==> flow/design.v <==
module alu(
input [31:0] busA,busB,		 
input [3:0]func,		 
output reg[31:0] busC,		 
output [3:0] psr		 
);
wire  neg,zero,ov;		 
wire carry;			 
wire [31:0] addition;		 
wire caover;
assign {caover,addition[30:0]}=busA[30:0]+busB[30:0]; 	 
assign {carry,addition[31]}=busA[31]+busB[31]+caover;	 
assign neg=busC[31];									 
assign ov=caover^carry;									 
assign zero=(busC==0) ? 1 : 0;							 
always@(*)
begin
case(func)
	0:busC=busA&busB;	 
	1:busC=busA|busB;	 
	2:busC=~(busA|busB);	 
	3:busC=addition;	 
	4:busC=busA;		 
	5:busC=busA&busB;	 
	6:busC=busA|busB;	 
	7:busC=~(busA|busB);	 
	8:busC=busA+busB;	 
	9:busC=busA;		 
	10:busC=busA;		 
	11:begin busC[31:13]=19'b0;busC[12:0]=busA[12:0]; end				 
	12:begin busC[12:0]=busA[12:0]; busC[31:13]= (busA[12]==1) ? 19'b1111111111111111111 : 19'b0;end 	 
	13:busC=busA+1'b1;	 
	14:busC=busA+4'b100;	 
	15:busC={busA[31],busA[31],busA[31],busA[31],busA[31],busA[31:5]};		 
	default: busC=busA;
endcase
end
assign psr = {neg,zero,ov,carry};
endmodule
		module barrel_shifter
(
	input [31:0]	data_alu, 	 
	input 		shift_right,		 
	input [4:0]	sa, 	 
	output [31:0]	z 		 
);
wire [31:0] temp_1,temp_2,temp_3,temp_4,temp_5,temp_6,temp_7,temp_8,temp_9,temp_10;
assign temp_1=data_alu<<(16*sa[4]);
assign temp_2=temp_1<<(8*sa[3]);
assign temp_3=temp_2<<(4*sa[2]);
assign temp_4=temp_3<<(2*sa[1]);
assign temp_5=temp_4<<(sa[0]);
assign temp_6=data_alu>>(16*sa[4]);
assign temp_7=temp_6>>(8*sa[3]);
assign temp_8=temp_7>>(4*sa[2]);
assign temp_9=temp_8>>(2*sa[1]);
assign temp_10=temp_9>>(sa[0]);
assign	z= (shift_right==1) ? temp_10 : temp_5;  
endmodule
module control_branch_logic(
input ir13, 
input [3:0] psr, 
input [2:0] cond, 
output reg [1:0] out 
);
parameter Next=2'b00;
parameter Jump=2'b01;
parameter Dec=2'b10;
wire n,z,v,c;
assign {n,z,v,c} = psr;  
always@(*)
	begin
		case(cond)
		0:out=Next;  
		1:if(n==1)
			out=Jump; 
		else
			out=Next;
		2:if(z==1)
			out=Jump; 
		else
			out=Next;
		3:if(v==1)
			out=Jump; 
		else
			out=Next;
		4:if(c==1)
			out=Jump; 
		else
			out=Next;
		5:if(ir13==1)
			out=Jump; 
		else
			out=Next;
		6:out=Jump; 
		7:out=Dec; 
		endcase
	end
endmodule
module control_store (
input rst,
input [10:0]	address,
output reg[40:0] mir 
);
always@(*)
begin
if (rst)
	mir=41'b10000001000000100101010010100000000000000;	
else
begin
	case(address)
0:mir=41'b10000001000000100101010010100000000000000; 
1:mir=41'b00000000000000000000000010111100000000000; 
1152:mir=41'b10010100000000000000100101011011111111111; 
1280:mir=41'b10000001000000001111000010100000000000000; 
1281:mir=41'b10010101001010100001000100000000000000000; 
1282:mir=41'b10000101000010100001000100000000000000000; 
1283:mir=41'b10000001000010100000000100011000000000000; 
1600:mir=41'b00000000000000000000000010110111001000010;
1601:mir=41'b00000010000001000000100001111011111111111;
1602:mir=41'b10010100000000100001000110000000000000000;
1603:mir=41'b00000011000010000000100001111011111111111;
1604:mir=41'b00000000000000000000000010110111001000110;
1605:mir=41'b00000010000001000000100000011011111111111;
1606:mir=41'b10010100000000100001000101100000000000000;
1607:mir=41'b00000011000010000000100000011011111111111;
1608:mir=41'b00000000000000000000000010110111001001010;
1609:mir=41'b00000010000001000000100000111011111111111;
1610:mir=41'b10010100000000100001000101100000000000000;
1611:mir=41'b00000011000010000000100000111011111111111;
1624:mir=41'b00000000000000000000000010110111001011010;
1625:mir=41'b00000010000001000000100001011011111111111;
1626:mir=41'b10010100000000100001000101100000000000000;
1627:mir=41'b00000011000010000000100001011011111111111;
1688:mir=41'b00000000000000000000000010100011010011010;
1689:mir=41'b00000010000001000000100010011011111111111;
1690:mir=41'b10010100000000100001000101100000000000000;
1691:mir=41'b00000011000010000000100010011011111111111;
1760:mir=41'b00000000000000000000000010110111011100010;
1761:mir=41'b00000010000001100000000100011000000000000;
1762:mir=41'b10010100000000100001000110000000000000000;
1763:mir=41'b00000011000010100000000100011000000000000;
1792:mir=41'b00000010000001100001000100010111100000010;
1793:mir=41'b10000101000010000000110010111011111111111;
1794:mir=41'b10010100000000100001000110000000000000000;
1795:mir=41'b00000011000010100001000100011011100000001;
1808:mir=41'b00000010000001100001000100010111100010010;
1809:mir=41'b10010100000000100101000111111000000101000;
40:mir=41'b10010100000000100101000111100000000000000;
41:mir=41'b10010100000000100101000111100000000000000;
42:mir=41'b10010100000000100101000111100000000000000;
43:mir=41'b10010100000000100101000111100000000000000;
44:mir=41'b10000100000001000000001010111011111111111;
1810:mir=41'b10010100000000100001000110000000000000000;
1811:mir=41'b00000011000010100001000100011011100010001;
1088:mir=41'b00000000000000000000000010111000000000010;
1116:mir=41'b00000000000000000000000010111000000000010;
2:mir=41'b10010100000000100001000101000000000000000;
3:mir=41'b10000100000000100001000111100000000000000;
4:mir=41'b10000100000000100001000111100000000000000;
5:mir=41'b10010100000000100101000111100000000000000;
6:mir=41'b10010100000000100101000111100000000000000;
7:mir=41'b10010100000000100101000111100000000000000;
8:mir=41'b10010101001010100101000100010100000001100;
9:mir=41'b10010101001010100101000100010100000001101;
10:mir=41'b10010101001010100101000100001000000001100;
11:mir=41'b00000000000000000000000010111011111111111;
12:mir=41'b10000001000010100000000100011000000000000;
13:mir=41'b10010101001010100101000100010100000010000;
14:mir=41'b00000000000000000000000010110000000001100;
15:mir=41'b00000000000000000000000010111011111111111;
16:mir=41'b00000000000000000000000010110100000010011;
17:mir=41'b00000000000000000000000010100100000001100;
18:mir=41'b00000000000000000000000010111011111111111;
19:mir=41'b00000000000000000000000010101100000001100;
20:mir=41'b00000000000000000000000010111011111111111;
2047:mir=41'b10000000000000100000000111011000000000000;
2046:mir=41'b11111111111111111111111111111111111111111;
default:mir=41'b10000001000000100101010010100000000000000;
endcase
end
	end
endmodule
module csai(
input ack,rst,
input [10:0] actual_addr,
output reg [10:0] next_addr
);
always@(posedge ack)
next_addr <= rst ? 11'd0:actual_addr+11'd1;
endmodule
module decoder(
input[5:0] seleccion,
output reg [37:0] habilitador
);
always@(*)
begin
	case(seleccion)
		0:habilitador=38'b00000000000000000000000000000000000000;
		1:habilitador=38'b00000000000000000000000000000000000010;
		2:habilitador=38'b00000000000000000000000000000000000100;
		3:habilitador=38'b00000000000000000000000000000000001000;
		4:habilitador=38'b00000000000000000000000000000000010000;
		5:habilitador=38'b00000000000000000000000000000000100000;
		6:habilitador=38'b00000000000000000000000000000001000000;
		7:habilitador=38'b00000000000000000000000000000010000000;
		8:habilitador=38'b00000000000000000000000000000100000000;
		9:habilitador=38'b00000000000000000000000000001000000000;
		10:habilitador=38'b00000000000000000000000000010000000000;
		11:habilitador=38'b00000000000000000000000000100000000000;
		12:habilitador=38'b00000000000000000000000001000000000000;
		13:habilitador=38'b00000000000000000000000010000000000000;
		14:habilitador=38'b00000000000000000000000100000000000000;
		15:habilitador=38'b00000000000000000000001000000000000000;
		16:habilitador=38'b00000000000000000000010000000000000000;
		17:habilitador=38'b00000000000000000000100000000000000000;
		18:habilitador=38'b00000000000000000001000000000000000000;
		19:habilitador=38'b00000000000000000010000000000000000000;
		20:habilitador=38'b00000000000000000100000000000000000000;
		21:habilitador=38'b00000000000000001000000000000000000000;
		22:habilitador=38'b00000000000000010000000000000000000000;
		23:habilitador=38'b00000000000000100000000000000000000000;
		24:habilitador=38'b00000000000001000000000000000000000000;
		25:habilitador=38'b00000000000010000000000000000000000000;
		26:habilitador=38'b00000000000100000000000000000000000000;
		27:habilitador=38'b00000000001000000000000000000000000000;
		28:habilitador=38'b00000000010000000000000000000000000000;
		29:habilitador=38'b00000000100000000000000000000000000000;
		30:habilitador=38'b00000001000000000000000000000000000000;
		31:habilitador=38'b00000010000000000000000000000000000000;
		32:habilitador=38'b00000100000000000000000000000000000000;
		33:habilitador=38'b00001000000000000000000000000000000000;
		34:habilitador=38'b00010000000000000000000000000000000000;
		35:habilitador=38'b00100000000000000000000000000000000000;
		36:habilitador=38'b01000000000000000000000000000000000000;
		37:habilitador=38'b10000000000000000000000000000000000000;
		default:habilitador=38'b00000000000000000000000000000000000000;
	endcase
end
endmodule
module m_mir(
input clk,rst,
input [40:0] in_mir, 
output reg [40:0] out_mir 
);
parameter Reset=0; 	 
parameter [40:0] Refresh=1;	 
parameter rst_mir=41'b10000001000000100101010010100000000000000; 
reg rState,sState;	 
	always@(posedge clk)
	if (rst) rState <= Reset;
	else rState <= sState;
	always @ (*)
	case (rState)
	Reset:sState=Refresh;
	Refresh:sState=Refresh; 
	default: sState = Reset;
	endcase
	always@(posedge clk)
	if (rst) out_mir<=rst_mir;
	else
	case(sState)
	Reset:begin out_mir<=rst_mir; end
	Refresh:begin out_mir<=in_mir;end
	default:begin out_mir<=rst_mir;end
	endcase
endmodule
module multiplexor #(
parameter N=4,  
parameter M=8,  
parameter P=2   
)
(
input [P-1:0]selection, 
input[M*N-1:0] datain, 
output [M-1:0] dataout 
);
wire [31:0] temp; 
assign temp= datain>>(M*selection);
assign dataout= temp;
endmodule
module mux_csa(
input [10:0] in_a, in_b, in_c,in_d, 
input [1:0]  select, 
output [10:0] out 
);
assign out=(select==2'b00)?in_a:(select==2'b01)?in_b:(select==2'b10)?in_c:in_d;
endmodule
module mux_instruction_selector #(
	parameter M=6, 
	parameter N=1 
)
(
input [N-1:0]selection,
input [M-2:0] data_1, 
input [M-1:0] data_0,
output [M-1:0] z
);
assign z=(selection==1)? data_1:data_0;
endmodule
module psr(
input ccsignal,n,z,v,c,clk,rst, 
output reg nout,zout,vout,cout
);
parameter [1:0] Reset=2'b00;  
parameter [1:0] Wait=2'b01; 
parameter [1:0] Refresh=2'b10; 
reg [1:0] rState,sState; 
	always@(posedge clk)
	if (rst) rState <= Reset;
	else rState <= sState;
	always @ (*)
	case (rState)
	Reset: sState= (!rst) ? Wait:Reset ;
	Wait:begin sState= (rst) ? Reset:(!ccsignal) ? Refresh: Wait; end
	Refresh:begin sState= rst ? Reset : ccsignal ? Wait : Refresh; end
	default: sState = Reset;
	endcase
	always@(posedge clk)
	if (rst) begin nout<=0;vout<=0;zout<=0;cout<=0;end
	else
	case(sState)
	Reset:begin nout<=0;vout<=0;zout<=0;cout<=0;end
	Wait:begin nout<=nout;vout<=vout;zout<=zout;cout<=cout;end
	Refresh:begin nout<=n;vout<=v;zout<=z;cout<=c;end
	default:begin nout<=nout;vout<=vout;zout<=zout;cout<=cout;end
	endcase
endmodule
module registro (
	input clk,writer,rst,
	input [31:0] datain,
	output [31:0] dataout
);
reg [31:0] datareg;
	assign dataout=datareg;
always@(posedge clk)
begin
	if(rst)
	 datareg<=0;
	else if(writer)
	 datareg<=datain;
end
endmodule
module shifter
(
	input[31:0]	data_alu,
	input[4:0]	bus_b,
	input[3:0]	func,
	output [31:0]z	
);
wire [4:0] w_sa;
wire w_shift_right;
shifter_control sc(
.func(func),
.bus_b(bus_b[4:0]),
.shift_right(w_shift_right),
.sa(w_sa)
);
barrel_shifter bs(
.data_alu(data_alu),
.shift_right(w_shift_right),
.sa(w_sa),
.z(z)
);
endmodule
module shifter_control 
(
	input [3:0]	func,  
	input [4:0]	bus_b,  
	output reg	shift_right,  
	output reg[4:0] sa  
);
always@(*)
begin
	case(func)
	4: 	 begin shift_right=1'b1; sa=bus_b; end 
	9: 	 begin shift_right=1'b0; sa=2; end 
	10:	 begin shift_right=1'b0; sa=10; end 
	default: begin shift_right=1'b0; sa=0; end 
	endcase
end
endmodule
module control_section(
input clk,rst,
input [31:0] ir,
input [3:0] w_psr,  
output [40:0]mir
);
wire [40:0] w_mir,w_mir_in;
wire [10:0] w_ir_addr;
wire [10:0] 
	    w_next_addr, 
	    w_cs_addr; 
wire w_ir13;  
wire [2:0] w_cond;  
wire [1:0] w_sel_csa;  
assign w_ir13=ir[13];
assign w_cond=w_mir[13:11];
assign w_ir_addr={1'b1,ir[31:30],ir[24:19],2'b00};
assign mir=w_mir;
csai csai(
.actual_addr(w_cs_addr),
.ack(clk),
.rst(rst),
.next_addr(w_next_addr)
);
control_branch_logic cbl(
.ir13(w_ir13),
.psr(w_psr),
.cond(w_cond),
.out(w_sel_csa)
);
mux_csa csa_m(
.select(w_sel_csa),
.in_a(w_next_addr),
.in_b(w_mir[10:0]),
.in_c(w_ir_addr),
.in_d(0),
.out(w_cs_addr)
);
control_store cs(
.rst(rst),
.mir(w_mir_in),
.address(w_cs_addr)
);
m_mir mmir(
.in_mir(w_mir_in),
.clk(clk),
.rst(rst),
.out_mir(w_mir)
);
endmodule
module datapath #(
parameter R=16  
)
(
input clk,rst,
input [40:0] mir,
input [31:0] data_MM,  
output [31:0]	w_ir,
		busA,
		busB,
output [7:0] data,
output [3:0] w_psr
);
wire [5:0]	w_mux_a,    
		w_mux_b,    
		w_dec_c;    
wire [3:0]	w_flags;      
wire [31:0]	w_bus_a,
		w_data_alu,
		w_data_shifter,
		w_bus_b,
		w_bus_c;      
wire [37:0]		w_writer;   
wire [(32*(R+6)-1):0] 	w_data_reg;  
wire [31:0]		w_data_ir;   
wire [4:0]		w_auxiliar_a,
			w_auxiliar_b; 
assign w_data_reg[(R+6)*32-1:(R+5)*32]=w_data_ir;
assign w_ir=w_data_ir;
assign busA = w_bus_a;
assign busB = w_bus_b;
assign w_data_reg[31:0] = 0;
	registro reg_1(
		.rst(rst),			
		.clk(clk),
		.writer(w_writer[1]),
		.datain(w_bus_c),
		.dataout(w_data_reg[32*(2)-1:32*(1)])
		);
	registro reg_2(
		.rst(rst),			
		.clk(clk),
		.writer(w_writer[2]),
		.datain(w_bus_c),
		.dataout(w_data_reg[32*(3)-1:32*(2)])
		);
	registro reg_3(
		.rst(rst),			
		.clk(clk),
		.writer(w_writer[3]),
		.datain(w_bus_c),
		.dataout(w_data_reg[32*(4)-1:32*(3)])
		);
	registro reg_4(
		.rst(rst),			
		.clk(clk),
		.writer(w_writer[4]),
		.datain(w_bus_c),
		.dataout(w_data_reg[32*(5)-1:32*(4)])
		);
	registro reg_5(
		.rst(rst),			
		.clk(clk),
		.writer(w_writer[5]),
		.datain(w_bus_c),
		.dataout(w_data_reg[32*(6)-1:32*(5)])
		);
	registro reg_6(
		.rst(rst),			
		.clk(clk),
		.writer(w_writer[6]),
		.datain(w_bus_c),
		.dataout(w_data_reg[32*(7)-1:32*(6)])
		);
	registro reg_7(
		.rst(rst),			
		.clk(clk),
		.writer(w_writer[7]),
		.datain(w_bus_c),
		.dataout(w_data_reg[32*(8)-1:32*(7)])
		);
	registro reg_8(
		.rst(rst),			
		.clk(clk),
		.writer(w_writer[8]),
		.datain(w_bus_c),
		.dataout(w_data_reg[32*(9)-1:32*(8)])
		);
	registro reg_9(
		.rst(rst),			
		.clk(clk),
		.writer(w_writer[9]),
		.datain(w_bus_c),
		.dataout(w_data_reg[32*(10)-1:32*(9)])
		);
	registro reg_10(
		.rst(rst),			
		.clk(clk),
		.writer(w_writer[10]),
		.datain(w_bus_c),
		.dataout(w_data_reg[32*(11)-1:32*(10)])
		);
	registro reg_11(
		.rst(rst),			
		.clk(clk),
		.writer(w_writer[11]),
		.datain(w_bus_c),
		.dataout(w_data_reg[32*(12)-1:32*(11)])
		);
	registro reg_12(
		.rst(rst),			
		.clk(clk),
		.writer(w_writer[12]),
		.datain(w_bus_c),
		.dataout(w_data_reg[32*(13)-1:32*(12)])
		);
	registro reg_13(
		.rst(rst),			
		.clk(clk),
		.writer(w_writer[13]),
		.datain(w_bus_c),
		.dataout(w_data_reg[32*(14)-1:32*(13)])
		);
	registro reg_14(
		.rst(rst),			
		.clk(clk),
		.writer(w_writer[14]),
		.datain(w_bus_c),
		.dataout(w_data_reg[32*(15)-1:32*(14)])
		);
	registro reg_15(
		.rst(rst),			
		.clk(clk),
		.writer(w_writer[15]),
		.datain(w_bus_c),
		.dataout(w_data_reg[32*(16)-1:32*(15)])
		);
	registro pc(
		.rst(rst),
		.clk(clk),
		.writer(w_writer[R+16]),
		.datain(w_bus_c),
		.dataout(w_data_reg[32*(R+1)-1:32*(R)])
		);
	registro temp_0(
		.rst(rst),
		.clk(clk),
		.writer(w_writer[R+1+16]),
		.datain(w_bus_c),
		.dataout(w_data_reg[32*(R+2)-1:32*(R+1)])
		);
	registro temp_1(
		.rst(rst),
		.clk(clk),
		.writer(w_writer[R+2+16]),
		.datain(w_bus_c),
		.dataout(w_data_reg[32*(R+3)-1:32*(R+2)])
		);
	registro temp_2(
		.rst(rst),
		.clk(clk),
		.writer(w_writer[R+3+16]),
		.datain(w_bus_c),
		.dataout(w_data_reg[32*(R+4)-1:32*(R+3)])
		);
	registro temp_3(
		.rst(rst),
		.clk(clk),
		.writer(w_writer[R+4+16]),
		.datain(w_bus_c),
		.dataout(w_data_reg[32*(R+5)-1:32*(R+4)])
		);
	registro ir(
		.rst(rst),	
		.clk(clk),
		.writer(w_writer[R+5+16]),
		.datain(w_bus_c),
		.dataout(w_data_ir)
		);
	mux_instruction_selector #(.M(6)) mux_is_a(
		.selection(mir[34]),
		.data_0(mir[40:35]), 
		.data_1(w_data_ir[18:14]),  
		.z(w_mux_a)
	);
	mux_instruction_selector #(.M(6)) mux_is_b(
		.selection(mir[27]),
		.data_0(mir[33:28]),
		.data_1(w_data_ir[4:0]),  
		.z(w_mux_b)
	);
	mux_instruction_selector #(.M(6)) mux_is_c(
		.selection(mir[20]),
		.data_0(mir[26:21]),
		.data_1(w_data_ir[29:25]),  
		.z(w_dec_c)
	);
	assign w_auxiliar_a = (w_mux_a<16) ? w_mux_a : w_mux_a-6'b010000;
	assign w_auxiliar_b = (w_mux_b<16) ? w_mux_b : w_mux_b-6'b010000;
	multiplexor #(
		.N(22),  
		.M(32),  
		.P(5)    
		)
	selectionA(
		.selection(w_auxiliar_a),
		.datain(w_data_reg),
		.dataout(w_bus_a)
		);
	multiplexor #(
		.N(22),  
		.M(32),  
		.P(5)    
		)
	selectionB(
		.selection(w_auxiliar_b),
		.datain(w_data_reg),
		.dataout(w_bus_b)
		);
	multiplexor #(
		.N(2),  
		.M(32),  
		.P(1)    
		)
	selectionC(
		.selection(mir[19]),
		.datain({data_MM,w_data_shifter}),
		.dataout(w_bus_c)
		);
	decoder dec_c(
		.seleccion(w_dec_c),
		.habilitador(w_writer)
		);
	alu alu_1(
		.busA(w_bus_a),
		.busB(w_bus_b), 
		.func(mir[17:14]), 
		.busC(w_data_alu), 
		.psr(w_flags) 
		);
	psr psr(
		.clk(clk),
		.rst(rst),
		.ccsignal(mir[17]|mir[16]),
		.n(w_flags[3]),
		.z(w_flags[2]),
		.v(w_flags[1]),
		.c(w_flags[0]),
		.nout(w_psr[3]),
		.zout(w_psr[2]),
		.vout(w_psr[1]),
		.cout(w_psr[0])
		);
	shifter shift(
	.data_alu(w_data_alu),
	.bus_b(w_bus_b[4:0]),
	.func(mir[17:14]),
	.z(w_data_shifter)
	);
assign data=w_data_reg[32*(3)+7:32*(3)];
endmodule
module arc_core (
	input         clk,
	input         rst,         
	input  [31:0] mem_rdata,   
	output [31:0] mem_addr,    
	output [31:0] mem_wdata,   
	output        mem_rd,
	output        mem_wr
);
wire [31:0] w_ir;
wire [40:0] w_mir;
wire [3:0]  w_psr;
wire [31:0] w_bus_a, w_bus_b;
wire [7:0]  w_data_unused;
	control_section cs(
		.rst(rst),
		.clk(clk),
		.ir(w_ir),
		.w_psr(w_psr),
		.mir(w_mir)
		);
	datapath dapa (
		.rst(rst),
		.clk(clk),
		.mir(w_mir),
		.data_MM(mem_rdata),
		.w_psr(w_psr),
		.w_ir(w_ir),
		.busA(w_bus_a),
		.busB(w_bus_b),
		.data(w_data_unused)
		);
assign mem_addr  = w_bus_a;
assign mem_wdata = w_bus_b;
assign mem_rd    = w_mir[19];
assign mem_wr    = w_mir[18];
endmodule
--- tool output ---
* Reports on arc_core *
Module arc_core before and after one edit of its RTL, step after step.
"original" refers to lines of the RTL above, "edited" to lines of the edited file.
"difference": "edited" minus "original" as printed here.
Operators: Yosys type, input widths -> output width; for muxes data width and select width s.
Cell names lack the library's common part.
Not given: --

inputs
  design top = arc_core
  clock port = clk
  cell library = sky130hd
  library corner = tt_025C_1v80

* Diff *
Unified diff, file above to edited file.
A script made this edit. It changes what the design does and was not meant as an optimisation.

begin of diff
@@ -188,5 +188,5 @@
 );
 always@(posedge ack)
-next_addr <= rst ? 11'd0:actual_addr+11'd1;
+next_addr <= rst ? 11'd0:actual_addr-11'd1;
 endmodule
 module decoder(
end of diff

* After elaboration *
Counts by Yosys on the flattened word-level netlist (proc, flatten, opt, wreduce; memories kept). Register bits leave out memories and registers merged into their read ports (data or address). Print and check cells are left out. Cells with the same type and inputs are merged into one.
Yosys's memory passes give these memory sizes; they may raise the number of words (mostly to a power of two), join words into wider ones and drop unused or constant bits.

cells by class
  what                   original  edited  difference
  add/sub/neg operators  9         9       0
  order comparisons      2         2       0
  equal/unequal tests    93        93      0
  shift operators        13        13      0
  muxes and demuxes      30        30      0
  bitwise logic cells    5         5       0
  reduce/logical cells   20        20      0

operators with widths
  cell                   original  edited  difference
  $add 11x1->11 const B  1         0       -1
  $sub 11x1->11 const B  0         1       +1

Unchanged operator kinds not shown: 65.

storage and ports
  what                         original  edited  difference
  flip-flop bits (word level)  730       730     0
  bits in read-only memories   2368      2368    0
  memories                     1         1       0
  input bits                   34        34      0
  output and inout port bits   66        66      0
  elaborated cells             201       201     0

memories
  what                                     original          edited
  words x width with read and write ports  64 x 37 bit 1R0W  64 x 37 bit 1R0W

* Longest topological paths *
Depth = most cells in a row (Yosys ltp): at word level without a register or memory, in the mapped netlist without a sequential cell, where the memories' decode and read muxes count.

depth
  what                           original  edited  difference
  depth in word-level cells      14        14      0
  ABC_AREA                       0         0       --
  depth in mapped cells          38        36      -2
  gate-level depth less buffers  29        27      -2

* Synthesis result *
Yosys stat after the flow's synthesis: flattened, memories mapped to cells. It holds for the ABC_AREA given above (unset counts as 0); a run with the other value may have another netlist.

synthesis totals
  what                                 original   edited     difference
  standard cells after synthesis       5876       5962       +86
  synthesis area (sq mm)               0.044594   0.0441148  -0.0004792
  sequential part of the area (sq mm)  0.0136331  0.0133128  -0.0003203
  flip-flops                           681        665        -16

cells by type
  type      original  edited  difference
  o21ai_1   140       17      -123
  clkbuf_1  352       446     +94
  o21ai_0   448       532     +84
  a21oi_1   215       292     +77
  and3_1    110       41      -69
  nor2_1    239       307     +68
  a21o_1    110       52      -58
  mux2i_1   216       265     +49
  nand2_1   914       961     +47
  buf_2     81        41      -40
  nor3_1    61        93      +32
  a32o_1    9         38      +29
  a221oi_1  55        82      +27
  nor2b_1   44        21      -23
  a311o_1   25        2       -23
  buf_4     33        13      -20
  a32oi_1   15        35      +20
  buf_6     29        12      -17

Unchanged cell types not shown: 18.
The list need not be complete.
The figures by module come from a second, unflattened synthesis with its own total; it is not the netlist above.

unflattened totals
  what                                  original  edited     difference
  cells (unflattened synthesis)         5124      5103       -21
  area (unflattened synthesis) (sq mm)  0.050581  0.0504008  -0.0001802

Each row is one instance without its submodules.

modules, original
  module                           times used  cells  area (sq mm)  sequential area (sq mm)
  registro                         21          103    0.0011636     0.0006406
  multiplexor                      2           511    0.0058869     0
  alu                              1           853    0.0055128     0
  barrel_shifter                   1           469    0.0035334     0
  control_store                    1           311    0.0020069     0
  m_mir                            1           86     0.0011036     0.0008208
  multiplexor                      1           36     0.0005443     0
  csai                             1           48     0.0004554     0.0002202
  decoder                          1           61     0.0003316     0
  mux_csa                          1           13     0.0002678     0
  psr                              1           19     0.000234      0.0001401
  mux_instruction_selector #(M=6)  3           6      0.0000651     0
  shifter_control                  1           10     0.0000963     0
  control_branch_logic             1           9      0.0000601     0

original: Modules not listed: 4.

modules, edited
  module                           times used  cells  area (sq mm)  sequential area (sq mm)
  registro                         21          103    0.0011636     0.0006406
  multiplexor                      2           511    0.0058869     0
  alu                              1           829    0.0052701     0
  barrel_shifter                   1           469    0.0035334     0
  control_store                    1           311    0.0020069     0
  m_mir                            1           86     0.0011036     0.0008208
  multiplexor                      1           36     0.0005443     0
  csai                             1           51     0.000518      0.0002202
  decoder                          1           61     0.0003316     0
  mux_csa                          1           13     0.0002678     0
  psr                              1           19     0.000234      0.0001401
  mux_instruction_selector #(M=6)  3           6      0.0000651     0
  shifter_control                  1           10     0.0000963     0
  control_branch_logic             1           9      0.0000601     0

edited: Modules not listed: 4.

* Path before layout *
Path of least setup slack by OpenSTA after synthesis, without wires, with an ideal clock, recovery checks aside; 20% of the period is set as input and as output delay. Where synthesis merged equal registers, the netlist keeps one of their names.

timing post-synthesis
  what                               original                    edited                   difference
  path kind                          register to register        register to register     --
  start point                        reg cs.mmir.out_mir[39]     reg cs.mmir.out_mir[27]  --
  end point                          reg dapa.reg_9.datareg[17]  reg dapa.pc.datareg[23]  --
  clock period (ns)                  12.0                        12.0                     0.0
  library setup time (ns)            0.127                       0.129                    +0.002
  launch time at the first pin (ns)  0.000                       0.000                    0.000
  data arrival time (ns)             7.928                       7.692                    -0.236
  path slack (ns)                    3.945                       4.179                    +0.234
  path delay (ns)                    8.055                       7.821                    -0.234
  stages                             36                          35                       -1
  synthesis period reached (ns)      8.055                       7.821                    -0.234

"path delay" = arrival - input delay + setup time.
"stages" counts driving pins, that of a launching flip-flop among them; a cell with two outputs on the path counts twice.
"synthesis period reached" is the clock period less the worst setup slack; recovery checks do not enter. This is arithmetic on one report: input and output delays are still those of the set period (20% each).
A register here has more assigning lines than the two given.

between the ends, post-synthesis, original
  path through = dfxtp_1 buf_2 buf_4 buf_2 mux2_2 buf_4 clkbuf_1 buf_1 buf_1 buf_1 nand2_1 nand3_1 a21oi_1 o41ai_1 ha_1 nand3_1 nand4b_1 a211o_1 a21oi_1 o211ai_1 a21boi_0 o21a_1 nor2_1 fa_1 o221a_2 nand2_1 a211oi_1 a32oi_1 o31ai_1 mux2i_4 mux2i_2 o22ai_1 o21bai_1 a311oi_2 buf_2 o21ai_0

ends and longest elaborated chain, post-synthesis, original
  what                line  text
  start: declaration  244   output reg [40:0] out_mir
  start: assignment   260   if (rst) out_mir<=rst_mir;
  start: assignment   263   Reset:begin out_mir<=rst_mir; end
  end: assignment     339   datareg<=0;
  end: assignment     341   datareg<=datain;
  end: declaration    334   reg [31:0] datareg;

original: No chain of elaborated cells between the ends is given.

between the ends, post-synthesis, edited
  path through = dfxtp_1 clkbuf_1 clkbuf_1 mux2i_1 clkbuf_1 clkbuf_1 buf_1 clkbuf_1 clkbuf_1 nand3_1 nand3_1 nand3_1 a41o_1 ha_1 o21a_1 o211ai_1 a311o_1 a21boi_0 o21ai_0 o21a_1 nand2b_1 a21o_1 a21o_1 a21oi_1 fa_1 o2111ai_1 nor3_1 o41ai_4 nor3_1 a31oi_1 a221oi_2 o31ai_1 a211oi_2 buf_2 o31ai_1

ends and longest elaborated chain, post-synthesis, edited
  what                line  text
  start: declaration  244   output reg [40:0] out_mir
  start: assignment   260   if (rst) out_mir<=rst_mir;
  start: assignment   263   Reset:begin out_mir<=rst_mir; end
  end: assignment     339   datareg<=0;
  end: assignment     341   datareg<=datain;
  end: declaration    334   reg [31:0] datareg;

edited: No chain of elaborated cells between the ends is given.

* Timing after layout *
Path of least setup slack in the final report of the runs of pair 1 (OpenROAD, finished layout, wires in). Where an end is a register, its clock arrival counts in the times.

timing post-layout
  what                               original                    edited                       difference
  path kind                          register to register        register to register         --
  start point                        reg cs.mmir.out_mir[27]     reg cs.mmir.out_mir[34]      --
  end point                          reg dapa.reg_3.datareg[26]  reg dapa.reg_15.datareg[27]  --
  clock period (ns)                  11.3                        11.3                         0.0
  library setup time (ns)            0.09                        0.17                         +0.08
  launch time at the first pin (ns)  0.68                        0.68                         0.00
  data arrival time (ns)             10.97                       10.62                        -0.35
  path slack (ns)                    0.92                        1.18                         +0.26
  stages                             30                          28                           -2

A register here has more assigning lines than the two given.

between the ends, post-layout, original
  path through = dfxtp_1 mux2i_4 buf_4 nand2_1 a21oi_1 a211oi_1 nor3_1 a21o_1 ha_1 a211oi_1 o21ai_0 nand4b_1 a211o_1 a21oi_1 o211ai_1 a21boi_0 o21a_1 nor2_1 fa_1 o221a_2 nand2_1 a211oi_1 a32oi_1 o31ai_1 mux2i_4 mux2i_2 o22ai_1 a211oi_1 a211o_1 o21ai_0

ends and longest elaborated chain, post-layout, original
  what                line  text
  start: declaration  244   output reg [40:0] out_mir
  start: assignment   260   if (rst) out_mir<=rst_mir;
  start: assignment   263   Reset:begin out_mir<=rst_mir; end
  end: assignment     339   datareg<=0;
  end: assignment     341   datareg<=datain;
  end: declaration    334   reg [31:0] datareg;

original: No chain of elaborated cells between the ends is given.

between the ends, post-layout, edited
  path through = dfxtp_1 buf_4 mux2i_4 buf_4 mux2i_1 o211ai_1 o21ai_0 nand3_1 ha_1 a21o_1 a221oi_1 o21ai_0 o21ai_0 o21a_1 nand2b_1 a21o_1 a21o_1 a21oi_1 fa_1 o2111ai_1 nor3_1 o41ai_4 o21ai_2 nor2_1 a31oi_1 o311ai_1 a31oi_1 a21oi_1

ends and longest elaborated chain, post-layout, edited
  what                line  text
  start: declaration  244   output reg [40:0] out_mir
  start: assignment   260   if (rst) out_mir<=rst_mir;
  start: assignment   263   Reset:begin out_mir<=rst_mir; end
  end: assignment     339   datareg<=0;
  end: assignment     341   datareg<=datain;
  end: declaration    334   reg [31:0] datareg;

edited: No chain of elaborated cells between the ends is given.

* Flow runs *
Both versions went through the flow (Yosys, OpenROAD) with the same settings in each pair. Constraints: input delay and output delay 20% of the set period each, output load 0.01 pF.

flow settings, pair 1
  CORE_UTILIZATION = 40
  period_ns = 11.3
  CAP_MARGIN = 20
  CORE_MARGIN = 2
  SLEW_MARGIN = 20

results, pair 1
  what                                     original   edited     difference
  synthesis area (sq mm)                   0.044594   0.0441148  -0.0004792
  total die area (sq mm)                   0.114173   0.11296    -0.001213
  standard-cell area after layout (sq mm)  0.0496013  0.0493486  -0.0002527
  utilization of the finished layout (%)   44.8       45.2       +0.4
  worst setup slack after layout (ns)      0.916      1.184      +0.268
  total negative setup slack (ns)          0.000      0.000      0.000
  post-route worst hold slack (ns)         0.468      0.463      -0.005
  power consumption (µW)                   7542       9460       +1918
  period reached (ns)                      10.384     10.116     -0.268

flow settings, pair 2
  ABC_AREA = 1
  CORE_UTILIZATION = 31
  CTS_CLUSTER_DIAMETER = 49
  GPL_ROUTABILITY_DRIVEN = 1
  GPL_TIMING_DRIVEN = 0
  period_ns = 10.0
  CAP_MARGIN = 20
  CORE_MARGIN = 2
  SLEW_MARGIN = 20

results, pair 2
  what                                     original   edited     difference
  synthesis area (sq mm)                   0.0480911  0.0480611  -0.0000300
  total die area (sq mm)                   0.158301   0.158201   -0.000100
  standard-cell area after layout (sq mm)  0.0567419  0.0572061  +0.0004642
  utilization of the finished layout (%)   36.8       37.1       +0.3
  worst setup slack after layout (ns)      -0.256     -0.080     +0.176
  total negative setup slack (ns)          -17.926    -0.992     +16.934
  post-route worst hold slack (ns)         0.436      0.429      -0.007
  power consumption (µW)                   11130      17150      +6020
  period reached (ns)                      10.256     10.080     -0.176

"period reached" means the clock period less the worst setup slack. The figure is calculated, with input and output delays left at 20% of the set period.
By "power consumption" is meant OpenSTA's value without simulated activity: inputs other than the clock are taken to toggle once in ten clock periods, and the tool carries that through the logic.
--- end ---
